==> flow/design.v <==
module mult32x32_fast_arith (
    input logic clk,              
    input logic reset,            
    input logic [31:0] a,         
    input logic [31:0] b,         
    input logic [1:0] a_sel,      
    input logic b_sel,            
    input logic [2:0] shift_sel,  
    input logic upd_prod,         
    input logic clr_prod,         
    output logic a_msb_is_0,      
    output logic b_msw_is_0,      
    output logic [63:0] product   
);
    logic [7:0] a_out;
    logic [15:0] b_out;
    logic [24:0] multi_out;
    logic [63:0] shift_out;
    logic [63:0] adder_out;
    logic [63:0] ff_out;
    assign a_msb_is_0 = ~|a[31:24];  
    assign b_msw_is_0 = ~|b[31:16];  
    always_comb begin
        case (a_sel)
            2'd0: a_out = a[7:0];
            2'd1: a_out = a[15:8];
            2'd2: a_out = a[23:16];
            2'd3: a_out = a[31:24];
            default: a_out = 8'd0;
        endcase
    end
    always_comb begin
        case (b_sel)
            1'b0: b_out = b[15:0];
            1'b1: b_out = b[31:16];
            default: b_out = 16'd0;
        endcase
    end
    always_comb begin
        multi_out = b_out * a_out;
    end
    always_comb begin
        case (shift_sel)
            3'd0: shift_out = multi_out << 0;
            3'd1: shift_out = multi_out << 8;
            3'd2: shift_out = multi_out << 16;
            3'd3: shift_out = multi_out << 24;
            3'd4: shift_out = multi_out << 32;
            3'd5: shift_out = multi_out << 40;
            default: shift_out = 64'd0;
        endcase
    end
    always_comb begin
        adder_out = shift_out + ff_out;
    end
    always_ff @(posedge clk or posedge reset) begin
        if (reset) begin
            ff_out <= '0;
        end else begin
            if (clr_prod) begin
                ff_out <= '0;
            end else if (upd_prod) begin
                ff_out <= adder_out;
            end 
        end 
    end
   assign product = ff_out;
endmodule
module mult32x32_fast_fsm (
    input logic clk,               
    input logic reset,             
    input logic start,             
    input logic a_msb_is_0,        
    input logic b_msw_is_0,        
    output logic busy,             
    output logic [1:0] a_sel,      
    output logic b_sel,            
    output logic [2:0] shift_sel,  
    output logic upd_prod,         
    output logic clr_prod          
);
    typedef enum {
        idle_st,
        a0_b0_st,
        a1_b0_st,
        a2_b0_st,
        a3_b0_st,
        a0_b1_st,
        a1_b1_st,
        a2_b1_st,
        a3_b1_st
      } sm_type;
    sm_type current_state;
    sm_type next_state;
    always_ff @(posedge clk, posedge reset) begin
        if (reset == 1'b1) begin
            current_state <= idle_st;
        end
        else begin
            current_state <= next_state;
        end
    end
    always_comb begin
        next_state = current_state;
        busy = 1'b1;
        a_sel = 2'b00;
        b_sel = 1'b0;
        shift_sel = 3'b000;  
        upd_prod = 1'b1;
        clr_prod = 1'b0;
        case (current_state)
            idle_st: begin
                busy = 1'b0;
                if (start == 1'b1) begin
                    next_state = a0_b0_st;
                    upd_prod = 1'b0;
                    clr_prod = 1'b1;
                end
                else begin
                    upd_prod = 1'b0;
                    clr_prod = 1'b0;
                end
            end
            a0_b0_st: begin
                next_state = a1_b0_st;
                shift_sel = 3'b000;  
            end
            a1_b0_st: begin
                next_state = a2_b0_st;
                a_sel = 2'b01;
                shift_sel = 3'b001;  
            end
            a2_b0_st: begin
                a_sel = 2'b10;
                shift_sel = 3'b010;  
                if (a_msb_is_0 == 1'b1) begin
                    if (b_msw_is_0 == 1'b1) begin
                        next_state = idle_st;
                    end
                    else begin
                        next_state = a0_b1_st;
                    end
                end
                else begin
                    next_state = a3_b0_st;
                end
            end
            a3_b0_st: begin
                a_sel = 2'b11;
                shift_sel = 3'b011;  
                if (b_msw_is_0 == 1'b1) begin
                    next_state = idle_st;
                end
                else begin
                    next_state = a0_b1_st;
                end
            end
            a0_b1_st: begin
                next_state = a1_b1_st;
                a_sel = 2'b00;
                b_sel = 1'b1;
                shift_sel = 3'b010;  
            end
            a1_b1_st: begin
                next_state = a2_b1_st;
                a_sel = 2'b01;
                b_sel = 1'b1;
                shift_sel = 3'b011;  
            end
            a2_b1_st: begin
                a_sel = 2'b10;
                b_sel = 1'b1;
                shift_sel = 3'b100;  
                if (a_msb_is_0 == 1'b1) begin
                    next_state = idle_st;
                end
                else begin
                    next_state = a3_b1_st;
                end
            end
            a3_b1_st: begin
                a_sel = 2'b11;
                b_sel = 1'b1;
                shift_sel = 3'b101;  
                busy = 1'b1;
                if (start == 0) begin
                    next_state = idle_st;
                end
                else begin
                    next_state = a0_b0_st;
                    upd_prod = 1'b0;
                    clr_prod = 1'b1;
                end
            end
        endcase
    end
endmodule
module mult32x32_fast (
    input logic clk,             
    input logic reset,           
    input logic start,           
    input logic [31:0] a,        
    input logic [31:0] b,        
    output logic busy,           
    output logic [63:0] product  
);
    logic [1:0] a_sel;
    logic b_sel;
    logic [2:0] shift_sel;
    logic upd_prod;
    logic clr_prod;
    logic a_msb_is_0;
    logic b_msw_is_0;
    mult32x32_fast_fsm f_fsm_m(
        .clk(clk),
        .reset(reset),
        .start(start),
        .busy(busy),
        .a_sel(a_sel),
        .b_sel(b_sel),
        .shift_sel(shift_sel),
        .upd_prod(upd_prod),
        .clr_prod(clr_prod),
        .a_msb_is_0(a_msb_is_0),
        .b_msw_is_0(b_msw_is_0)
    );
    mult32x32_fast_arith f_arith_m(
        .clk(clk),
        .reset(reset),
        .a(a),
        .b(b),
        .a_sel(a_sel),
        .b_sel(b_sel),
        .shift_sel(shift_sel),
        .upd_prod(upd_prod),
        .clr_prod(clr_prod),
        .a_msb_is_0(a_msb_is_0),
        .b_msw_is_0(b_msw_is_0),
        .product(product)
    );
endmodule
# Tool chain data of mult32x32_fast
# Each step is given for the RTL above and for the edited RTL.
# Lines under "before" count in the file above, lines under "after" in the edited file.
# "delta": "after" minus "before" as printed here. "change_rel_pct": 100 x difference / "before".
# Operators: Yosys type, input widths -> output width; for muxes data width and select width s.
# Not given: -
[inputs] design="mult32x32_fast" clock="clk" library="sky130hd" pvt_corner="tt_025C_1v80"

# Diff
# The edit as a unified diff against the file above.
# The edited RTL no longer does the same as the RTL above: the edit was made by script, with no optimisation intended.
# begin of diff
@@ -201,8 +201,10 @@
     input logic start,           
     input logic [31:0] a,        
-    input logic [31:0] b,        
+    input logic [31:0] b_ext,        
     output logic busy,           
     output logic [63:0] product  
 );
+    reg [31:0] b;
+    always @(posedge clk) b <= b_ext;
     logic [1:0] a_sel;
     logic b_sel;
# end of diff

# Word-level counts
# Yosys after proc, flatten, opt, wreduce and memory -nomap, before mapping. Memory bits, and registers merged into a memory's read port (data or address), are not among the register bits. Print and check cells are not counted.
[classes] item="n_mux" before=19 after=19 delta=0 change_rel_pct=0.00
[classes] item="n_logic" before=1 after=1 delta=0 change_rel_pct=0.00
[classes] item="reduce_logical" before=15 after=15 delta=0 change_rel_pct=0.00
[classes] item="shift" before=0 after=0 delta=0
[classes] item="add_sub_neg" before=1 after=1 delta=0 change_rel_pct=0.00
[classes] item="eq_ne" before=17 after=17 delta=0 change_rel_pct=0.00
[classes] item="multipliers" before=1 after=1 delta=0 change_rel_pct=0.00
[classes] item="n_div" before=0 after=0 delta=0
[classes] item="compare" before=0 after=0 delta=0
[ops] operator="$mux 1" before=6 after=6 delta=0 change_rel_pct=0.00
[ops] operator="$reduce_or 2->1" before=6 after=6 delta=0 change_rel_pct=0.00
[ops] operator="$eq 32x3->1 const B" before=4 after=4 delta=0 change_rel_pct=0.00
[ops] operator="$eq 2x2->1 const B" before=2 after=2 delta=0 change_rel_pct=0.00
[ops] operator="$eq 3x2->1 const B" before=2 after=2 delta=0 change_rel_pct=0.00
[ops] operator="$eq 3x3->1 const B" before=2 after=2 delta=0 change_rel_pct=0.00
[ops] operator="$eq 32x2->1 const B" before=2 after=2 delta=0 change_rel_pct=0.00
[ops] operator="$mux 32" before=2 after=2 delta=0 change_rel_pct=0.00
[ops] operator="$mux 64" before=2 after=2 delta=0 change_rel_pct=0.00
[ops] operator="$add 64x64->64" before=1 after=1 delta=0 change_rel_pct=0.00
[ops] operator="$eq 2x1->1 const B" before=1 after=1 delta=0 change_rel_pct=0.00
[ops] operator="$eq 3x1->1 const B" before=1 after=1 delta=0 change_rel_pct=0.00
[ops] operator="$eq 32x1->1 const B" before=1 after=1 delta=0 change_rel_pct=0.00
[ops] operator="$eq 32x4->1 const B" before=1 after=1 delta=0 change_rel_pct=0.00
[ops] operator="$logic_not 2->1" before=1 after=1 delta=0 change_rel_pct=0.00
[ops] operator="$logic_not 3->1" before=1 after=1 delta=0 change_rel_pct=0.00
[ops] operator="$logic_not 32->1" before=1 after=1 delta=0 change_rel_pct=0.00
[ops] operator="$mul 16x8->24" before=1 after=1 delta=0 change_rel_pct=0.00
[ops] operator="$mux 3" before=1 after=1 delta=0 change_rel_pct=0.00
[ops] operator="$mux 4" before=1 after=1 delta=0 change_rel_pct=0.00
[ops] operator="$ne 2x2->1 const B" before=1 after=1 delta=0 change_rel_pct=0.00
[ops] operator="$not 1->1" before=1 after=1 delta=0 change_rel_pct=0.00
[ops] operator="$pmux 1 s2" before=1 after=1 delta=0 change_rel_pct=0.00
[ops] operator="$pmux 16 s2" before=1 after=1 delta=0 change_rel_pct=0.00
[ops] operator="$pmux 2 s3" before=1 after=1 delta=0 change_rel_pct=0.00
[ops] operator="$pmux 3 s5" before=1 after=1 delta=0 change_rel_pct=0.00
[ops] operator="$pmux 32 s9" before=1 after=1 delta=0 change_rel_pct=0.00
[ops] operator="$pmux 64 s6" before=1 after=1 delta=0 change_rel_pct=0.00
# Not every row of either side is listed.
[word_totals] item="latch_bits" before=0 after=0 delta=0
[word_totals] item="mem_bits_rw" before=0 after=0 delta=0
[word_totals] item="input_bits" before=67 after=67 delta=0 change_rel_pct=0.00
[word_totals] item="rom_bits" before=0 after=0 delta=0
[word_totals] item="out_inout_bits" before=65 after=65 delta=0 change_rel_pct=0.00
[word_totals] item="clocked_rd_ports_x_width" before=0 after=0 delta=0
[word_totals] item="register_bits" before=96 after=128 delta=32 change_rel_pct=33.33
[word_totals] item="n_memories" before=0 after=0 delta=0

# Logic depth
# Longest topological path by Yosys (ltp), each cell counted once; first at word level (registers and memories cut), then after technology mapping (sequential cells cut; the memories' decode and read muxes count).
[depth] item="word_depth" before=10 after=10 delta=0 change_rel_pct=0.00
[depth] item="abc_area" before="0" after="0"
[depth] item="mapped_depth" before=39 after=41 delta=2 change_rel_pct=5.13
[depth] item="ltp_nobuf" before=35 after=37 delta=2 change_rel_pct=5.71

# Synthesis result
# Source: synth_stat.txt of the flow (Yosys; design flattened, memories mapped). It holds for the ABC_AREA given above (unset counts as 0); a run with the other value may have another netlist.
[by_type] type="sky130_fd_sc_hd__o21ai_0" before=58 after=111 delta=53 change_rel_pct=91.38
[by_type] type="sky130_fd_sc_hd__a22o_1" before=48 after=7 delta=-41 change_rel_pct=-85.42
[by_type] type="sky130_fd_sc_hd__nand2_1" before=143 after=183 delta=40 change_rel_pct=27.97
[by_type] type="sky130_fd_sc_hd__dfxtp_1" before=0 after=32 delta=32
[by_type] type="sky130_fd_sc_hd__a21oi_1" before=99 after=91 delta=-8 change_rel_pct=-8.08
[by_type] type="sky130_fd_sc_hd__xnor2_1" before=41 after=49 delta=8 change_rel_pct=19.51
[by_type] type="sky130_fd_sc_hd__xor2_1" before=37 after=29 delta=-8 change_rel_pct=-21.62
[by_type] type="sky130_fd_sc_hd__inv_1" before=121 after=128 delta=7 change_rel_pct=5.79
[by_type] type="sky130_fd_sc_hd__o211ai_1" before=8 after=1 delta=-7 change_rel_pct=-87.50
[by_type] type="sky130_fd_sc_hd__a31oi_1" before=8 after=14 delta=6 change_rel_pct=75.00
[by_type] type="sky130_fd_sc_hd__o21ai_1" before=16 after=11 delta=-5 change_rel_pct=-31.25
[by_type] type="sky130_fd_sc_hd__buf_6" before=5 after=0 delta=-5 change_rel_pct=-100.00
[by_type] type="sky130_fd_sc_hd__clkbuf_8" before=5 after=0 delta=-5 change_rel_pct=-100.00
[by_type] type="sky130_fd_sc_hd__nor2b_1" before=4 after=9 delta=5 change_rel_pct=125.00
[by_type] type="sky130_fd_sc_hd__a21o_1" before=37 after=33 delta=-4 change_rel_pct=-10.81
[by_type] type="sky130_fd_sc_hd__mux2i_1" before=20 after=16 delta=-4 change_rel_pct=-20.00
[by_type] type="sky130_fd_sc_hd__o22ai_1" before=18 after=22 delta=4 change_rel_pct=22.22
[by_type] type="sky130_fd_sc_hd__o21bai_1" before=16 after=20 delta=4 change_rel_pct=25.00
# Not every row of either side is listed.
[mapped] item="area_um2" before=11415.9 after=11674.9 delta=259.0 change_rel_pct=2.27
[mapped] item="seqArea_um2" before=1828.0 after=2468.6 delta=640.6 change_rel_pct=35.04
[mapped] item="mapped_cells" before=1421 after=1462 delta=41 change_rel_pct=2.89
[mapped] item="ffs" before=73 after=105 delta=32 change_rel_pct=43.84
# By module: a second synthesis without flattening, with its own total; a netlist apart from the flattened one above.
[unflattened] item="hier_cells" before=1499 after=1531 delta=32 change_rel_pct=2.13
[unflattened] item="hier_area_um2" before=11732.5 after=12373.1 delta=640.6 change_rel_pct=5.46
# Each row is one instance without its submodules.
[by_module_before] mod="mult32x32_fast_arith" n_cells=1471 n_inst=1 mod_area_um2=11392.2
[by_module_before] mod="mult32x32_fast_fsm" n_cells=28 n_inst=1 mod_area_um2=340.3
[by_module_before] mod="mult32x32_fast" n_cells=0 n_inst=1 mod_area_um2=0.0
[by_module_after] mod="mult32x32_fast_arith" n_cells=1471 n_inst=1 mod_area_um2=11392.2
[by_module_after] mod="mult32x32_fast" n_cells=32 n_inst=1 mod_area_um2=640.6
[by_module_after] mod="mult32x32_fast_fsm" n_cells=28 n_inst=1 mod_area_um2=340.3

# Worst setup path after synthesis
# OpenSTA on the mapped netlist: ideal clock, no wires. The path of least setup slack (recovery checks aside). Input and output delay are each 20% of the period. Register names are those of the netlist, which keeps one name where synthesis merged equal registers.
[synth_timing] item="path_type" before="input to register" after="input to register"
[synth_timing] item="start" before="input a[23]" after="input a[23]"
[synth_timing] item="end" before="register f_arith_m.ff_out[61]" after="register f_arith_m.ff_out[62]"
[synth_timing] item="driving_pins" before=33 after=35 delta=2 change_rel_pct=6.06
[synth_timing] item="in_delay_ps" before=1900 after=1900 delta=0 change_rel_pct=0.00
[synth_timing] item="path_buffers" before=1 after=1 delta=0 change_rel_pct=0.00
[synth_timing] item="tclk_ps" before=9500 after=9500 delta=0 change_rel_pct=0.00
[synth_timing] item="t_first_pin_ps" before=1900 after=1900 delta=0 change_rel_pct=0.00
[synth_timing] item="arrival_time_ps" before=9271 after=9156 delta=-115 change_rel_pct=-1.24
[synth_timing] item="path_slack_ps" before=108 after=218 delta=110
[synth_timing] item="delay_ps" before=7492 after=7382 delta=-110 change_rel_pct=-1.47
[synth_timing] item="synth_period_reached_ps" before=9392 after=9282 delta=-110 change_rel_pct=-1.17
# "delay_ps" is the arrival time less input delay plus setup time.
# "driving_pins" counts driving pins, that of a launching flip-flop among them; a cell with two outputs on the path counts twice.
# "synth_period_reached_ps" = period - worst setup slack (recovery checks aside). The figure is calculated, with input and output delays left at 20% of the set period.
# Between the ends stands the longest chain of elaborated cells between them, by number of cells; it is not shown to be the way that was timed. Of several equally long chains one is given.
# Each line given opens the expression or statement behind the cell; cells for indexed reads and writes are added by Yosys, which also makes memories of some case tables.
# A register here has more assigning lines than the two given.
[synth_via_before] path_cell_list="sky130_fd_sc_hd__nand2_1 > sky130_fd_sc_hd__nand2_1 > sky130_fd_sc_hd__o21ai_1 > sky130_fd_sc_hd__clkbuf_1 > sky130_fd_sc_hd__nor2_1 > sky130_fd_sc_hd__fa_1 > sky130_fd_sc_hd__fa_1 > sky130_fd_sc_hd__fa_1 > sky130_fd_sc_hd__inv_1 > sky130_fd_sc_hd__fa_1 > sky130_fd_sc_hd__inv_1 > sky130_fd_sc_hd__ha_1 > sky130_fd_sc_hd__a21oi_1 > sky130_fd_sc_hd__o21ai_1 > sky130_fd_sc_hd__a221oi_1 > sky130_fd_sc_hd__o31ai_1 > sky130_fd_sc_hd__a21oi_1 > sky130_fd_sc_hd__or4_1 > sky130_fd_sc_hd__o211a_1 > sky130_fd_sc_hd__nand2_1 > sky130_fd_sc_hd__o211ai_1 > sky130_fd_sc_hd__and3_1 > sky130_fd_sc_hd__ha_1 > sky130_fd_sc_hd__nand2_1 > sky130_fd_sc_hd__or4_4 > sky130_fd_sc_hd__o21bai_1 > sky130_fd_sc_hd__o22ai_2 > sky130_fd_sc_hd__o31ai_1 > sky130_fd_sc_hd__nand2_2 > sky130_fd_sc_hd__a31oi_4 > sky130_fd_sc_hd__o41ai_2 > sky130_fd_sc_hd__xor2_1 > sky130_fd_sc_hd__a22o_1" elab_chain_cells=6
[synth_rtl_before] item="start, declared" line=202 source="input logic [31:0] a,"
[synth_rtl_before] item="$pmux 8 s4" line=24 source="case (a_sel)"
[synth_rtl_before] item="$mul 16x8->24" line=40 source="multi_out = b_out * a_out;"
[synth_rtl_before] item="$pmux 64 s6" line=43 source="case (shift_sel)"
[synth_rtl_before] item="$add 64x64->64" line=54 source="adder_out = shift_out + ff_out;"
[synth_rtl_before] item="$mux 64" line=62 source="end else if (upd_prod) begin"
[synth_rtl_before] item="$mux 64" line=60 source="if (clr_prod) begin"
[synth_rtl_before] item="end, assigned" line=61 source="ff_out <= '0;"
[synth_rtl_before] item="end, assigned" line=63 source="ff_out <= adder_out;"
[synth_rtl_before] item="end, declared" line=20 source="logic [63:0] ff_out;"
[synth_via_after] path_cell_list="sky130_fd_sc_hd__nand2_1 > sky130_fd_sc_hd__nand2_1 > sky130_fd_sc_hd__o21ai_1 > sky130_fd_sc_hd__clkbuf_1 > sky130_fd_sc_hd__nor2_1 > sky130_fd_sc_hd__fa_1 > sky130_fd_sc_hd__fa_1 > sky130_fd_sc_hd__fa_1 > sky130_fd_sc_hd__inv_1 > sky130_fd_sc_hd__fa_1 > sky130_fd_sc_hd__inv_1 > sky130_fd_sc_hd__ha_1 > sky130_fd_sc_hd__a211oi_1 > sky130_fd_sc_hd__nor2_1 > sky130_fd_sc_hd__nor4b_1 > sky130_fd_sc_hd__o21ai_0 > sky130_fd_sc_hd__nand4_1 > sky130_fd_sc_hd__and2_1 > sky130_fd_sc_hd__o21bai_1 > sky130_fd_sc_hd__a21oi_1 > sky130_fd_sc_hd__xnor2_1 > sky130_fd_sc_hd__o21ai_0 > sky130_fd_sc_hd__o22ai_1 > sky130_fd_sc_hd__ha_1 > sky130_fd_sc_hd__nand2_1 > sky130_fd_sc_hd__o21ai_0 > sky130_fd_sc_hd__a31oi_1 > sky130_fd_sc_hd__o211ai_1 > sky130_fd_sc_hd__a211oi_1 > sky130_fd_sc_hd__a211o_1 > sky130_fd_sc_hd__a21o_1 > sky130_fd_sc_hd__o21a_4 > sky130_fd_sc_hd__o41ai_4 > sky130_fd_sc_hd__xnor2_1 > sky130_fd_sc_hd__o21ai_2" elab_chain_cells=6
[synth_rtl_after] item="start, declared" line=202 source="input logic [31:0] a,"
[synth_rtl_after] item="$pmux 8 s4" line=24 source="case (a_sel)"
[synth_rtl_after] item="$mul 16x8->24" line=40 source="multi_out = b_out * a_out;"
[synth_rtl_after] item="$pmux 64 s6" line=43 source="case (shift_sel)"
[synth_rtl_after] item="$add 64x64->64" line=54 source="adder_out = shift_out + ff_out;"
[synth_rtl_after] item="$mux 64" line=62 source="end else if (upd_prod) begin"
[synth_rtl_after] item="$mux 64" line=60 source="if (clr_prod) begin"
[synth_rtl_after] item="end, assigned" line=61 source="ff_out <= '0;"
[synth_rtl_after] item="end, assigned" line=63 source="ff_out <= adder_out;"
[synth_rtl_after] item="end, declared" line=20 source="logic [63:0] ff_out;"

# Timing after layout
# Path of least setup slack in the final report of the runs of set A (OpenROAD, finished layout, wires in). Where an end is a register, its clock arrival counts in the times.
# The report prints the path's times to 10 ps; the period is as set.
[layout_timing] item="path_type" before="input to register" after="input to register"
[layout_timing] item="start" before="input b[19]" after="input a[10]"
[layout_timing] item="end" before="register f_arith_m.ff_out[62]" after="register f_arith_m.ff_out[57]"
[layout_timing] item="in_delay_ps" before=1900 after=1900 delta=0 change_rel_pct=0.00
[layout_timing] item="path_slack_ps" before=280 after=270 delta=-10
[layout_timing] item="path_buffers" before=4 after=7 delta=3 change_rel_pct=75.00
[layout_timing] item="driving_pins" before=34 after=38 delta=4 change_rel_pct=11.76
[layout_timing] item="t_first_pin_ps" before=1900 after=1900 delta=0 change_rel_pct=0.00
[layout_timing] item="arrival_time_ps" before=9450 after=9480 delta=30 change_rel_pct=0.32
[layout_timing] item="tclk_ps" before=9500 after=9500 delta=0 change_rel_pct=0.00
# Between the ends stands the longest chain of elaborated cells between them, by number of cells; it is not shown to be the way that was timed. Of several equally long chains one is given.
# A register here has more assigning lines than the two given.
[layout_via_before] path_cell_list="sky130_fd_sc_hd__clkdlybuf4s50_1 > sky130_fd_sc_hd__mux2i_4 > sky130_fd_sc_hd__buf_4 > sky130_fd_sc_hd__nor2_4 > sky130_fd_sc_hd__fa_1 > sky130_fd_sc_hd__fa_2 > sky130_fd_sc_hd__fa_1 > sky130_fd_sc_hd__inv_2 > sky130_fd_sc_hd__fa_1 > sky130_fd_sc_hd__inv_2 > sky130_fd_sc_hd__ha_4 > sky130_fd_sc_hd__nand4_1 > sky130_fd_sc_hd__nor3b_4 > sky130_fd_sc_hd__a221oi_2 > sky130_fd_sc_hd__o31ai_2 > sky130_fd_sc_hd__a21oi_2 > sky130_fd_sc_hd__o21ba_4 > sky130_fd_sc_hd__a22oi_2 > sky130_fd_sc_hd__xor2_2 > sky130_fd_sc_hd__o21ai_1 > sky130_fd_sc_hd__o22ai_1 > sky130_fd_sc_hd__ha_2 > sky130_fd_sc_hd__buf_6 > sky130_fd_sc_hd__a211oi_4 > sky130_fd_sc_hd__o211a_1 > sky130_fd_sc_hd__o211ai_1 > sky130_fd_sc_hd__nand2_1 > sky130_fd_sc_hd__o211ai_1 > sky130_fd_sc_hd__o21ai_2 > sky130_fd_sc_hd__buf_6 > sky130_fd_sc_hd__a21oi_4 > sky130_fd_sc_hd__o21ai_2 > sky130_fd_sc_hd__mux2i_1 > sky130_fd_sc_hd__a221o_1" elab_chain_cells=6
[layout_rtl_before] item="start, declared" line=203 source="input logic [31:0] b,"
[layout_rtl_before] item="$pmux 16 s2" line=33 source="case (b_sel)"
[layout_rtl_before] item="$mul 16x8->24" line=40 source="multi_out = b_out * a_out;"
[layout_rtl_before] item="$pmux 64 s6" line=43 source="case (shift_sel)"
[layout_rtl_before] item="$add 64x64->64" line=54 source="adder_out = shift_out + ff_out;"
[layout_rtl_before] item="$mux 64" line=62 source="end else if (upd_prod) begin"
[layout_rtl_before] item="$mux 64" line=60 source="if (clr_prod) begin"
[layout_rtl_before] item="end, assigned" line=61 source="ff_out <= '0;"
[layout_rtl_before] item="end, assigned" line=63 source="ff_out <= adder_out;"
[layout_rtl_before] item="end, declared" line=20 source="logic [63:0] ff_out;"
[layout_via_after] path_cell_list="sky130_fd_sc_hd__clkdlybuf4s50_1 > sky130_fd_sc_hd__nand2_1 > sky130_fd_sc_hd__nand3_1 > sky130_fd_sc_hd__o21ai_1 > sky130_fd_sc_hd__buf_4 > sky130_fd_sc_hd__buf_6 > sky130_fd_sc_hd__nor2_4 > sky130_fd_sc_hd__fa_2 > sky130_fd_sc_hd__fa_2 > sky130_fd_sc_hd__fa_1 > sky130_fd_sc_hd__inv_2 > sky130_fd_sc_hd__fa_1 > sky130_fd_sc_hd__inv_2 > sky130_fd_sc_hd__ha_4 > sky130_fd_sc_hd__buf_4 > sky130_fd_sc_hd__and3_4 > sky130_fd_sc_hd__and3_1 > sky130_fd_sc_hd__nand3_1 > [2 not listed] > sky130_fd_sc_hd__o31a_1 > sky130_fd_sc_hd__xnor2_1 > sky130_fd_sc_hd__buf_4 > sky130_fd_sc_hd__buf_4 > sky130_fd_sc_hd__a221o_1 > sky130_fd_sc_hd__ha_1 > sky130_fd_sc_hd__a21oi_1 > sky130_fd_sc_hd__o21ai_0 > sky130_fd_sc_hd__nand2_1 > sky130_fd_sc_hd__nand4_1 > sky130_fd_sc_hd__a2bb2oi_2 > sky130_fd_sc_hd__nand2_2 > sky130_fd_sc_hd__o2111ai_4 > sky130_fd_sc_hd__nand2_2 > sky130_fd_sc_hd__buf_4 > sky130_fd_sc_hd__a31oi_2 > sky130_fd_sc_hd__xor2_1 > sky130_fd_sc_hd__o21ai_0" elab_chain_cells=6
[layout_rtl_after] item="start, declared" line=202 source="input logic [31:0] a,"
[layout_rtl_after] item="$pmux 8 s4" line=24 source="case (a_sel)"
[layout_rtl_after] item="$mul 16x8->24" line=40 source="multi_out = b_out * a_out;"
[layout_rtl_after] item="$pmux 64 s6" line=43 source="case (shift_sel)"
[layout_rtl_after] item="$add 64x64->64" line=54 source="adder_out = shift_out + ff_out;"
[layout_rtl_after] item="$mux 64" line=62 source="end else if (upd_prod) begin"
[layout_rtl_after] item="$mux 64" line=60 source="if (clr_prod) begin"
[layout_rtl_after] item="end, assigned" line=61 source="ff_out <= '0;"
[layout_rtl_after] item="end, assigned" line=63 source="ff_out <= adder_out;"
[layout_rtl_after] item="end, declared" line=20 source="logic [63:0] ff_out;"

# Layout results
# Runs of the flow (Yosys, OpenROAD) on both versions; the two runs of a pair have the same settings. The constraints put input and output delay at 20% of the set period each and load the outputs with 0.01 pF.
[settings_set_A] period_ns=9.5 CAP_MARGIN=20 CORE_MARGIN=2 CORE_UTILIZATION=40 SLEW_MARGIN=20
[results_set_A] item="final_util_frac" before=0.603 after=0.589 delta=-0.014
[results_set_A] item="setup_worst_slack_ps" before=283 after=270 delta=-13
[results_set_A] item="total_die_area_um2" before=29906.5 after=30570.8 delta=664.3 change_rel_pct=2.22
[results_set_A] item="final_hold_ws_ps" before=348 after=364 delta=16
[results_set_A] item="ys_area_um2" before=11415.9 after=11674.9 delta=259.0 change_rel_pct=2.27
[results_set_A] item="final_setup_tns_ps" before=0 after=0 delta=0
[results_set_A] item="post_route_stdcell_area_um2" before=16857.4 after=16895.0 delta=37.6 change_rel_pct=0.22
[settings_set_B] ABC_AREA=0 CAP_MARGIN=0 CORE_ASPECT_RATIO=1.17 CORE_UTILIZATION=52 CTS_CLUSTER_DIAMETER=101 MAX_ROUTING_LAYER="met5" TNS_END_PERCENT=25 period_ns=15.7 CORE_MARGIN=2 SLEW_MARGIN=20
[results_set_B] item="final_util_frac" before=0.612 after=0.616 delta=0.004
[results_set_B] item="setup_worst_slack_ps" before=3195 after=3775 delta=580
[results_set_B] item="total_die_area_um2" before=23158.8 after=23669.8 delta=511.0 change_rel_pct=2.21
[results_set_B] item="final_hold_ws_ps" before=362 after=360 delta=-2
[results_set_B] item="ys_area_um2" before=11415.9 after=11674.9 delta=259.0 change_rel_pct=2.27
[results_set_B] item="final_setup_tns_ps" before=0 after=0 delta=0
[results_set_B] item="post_route_stdcell_area_um2" before=13182.6 after=13644.3 delta=461.7 change_rel_pct=3.50
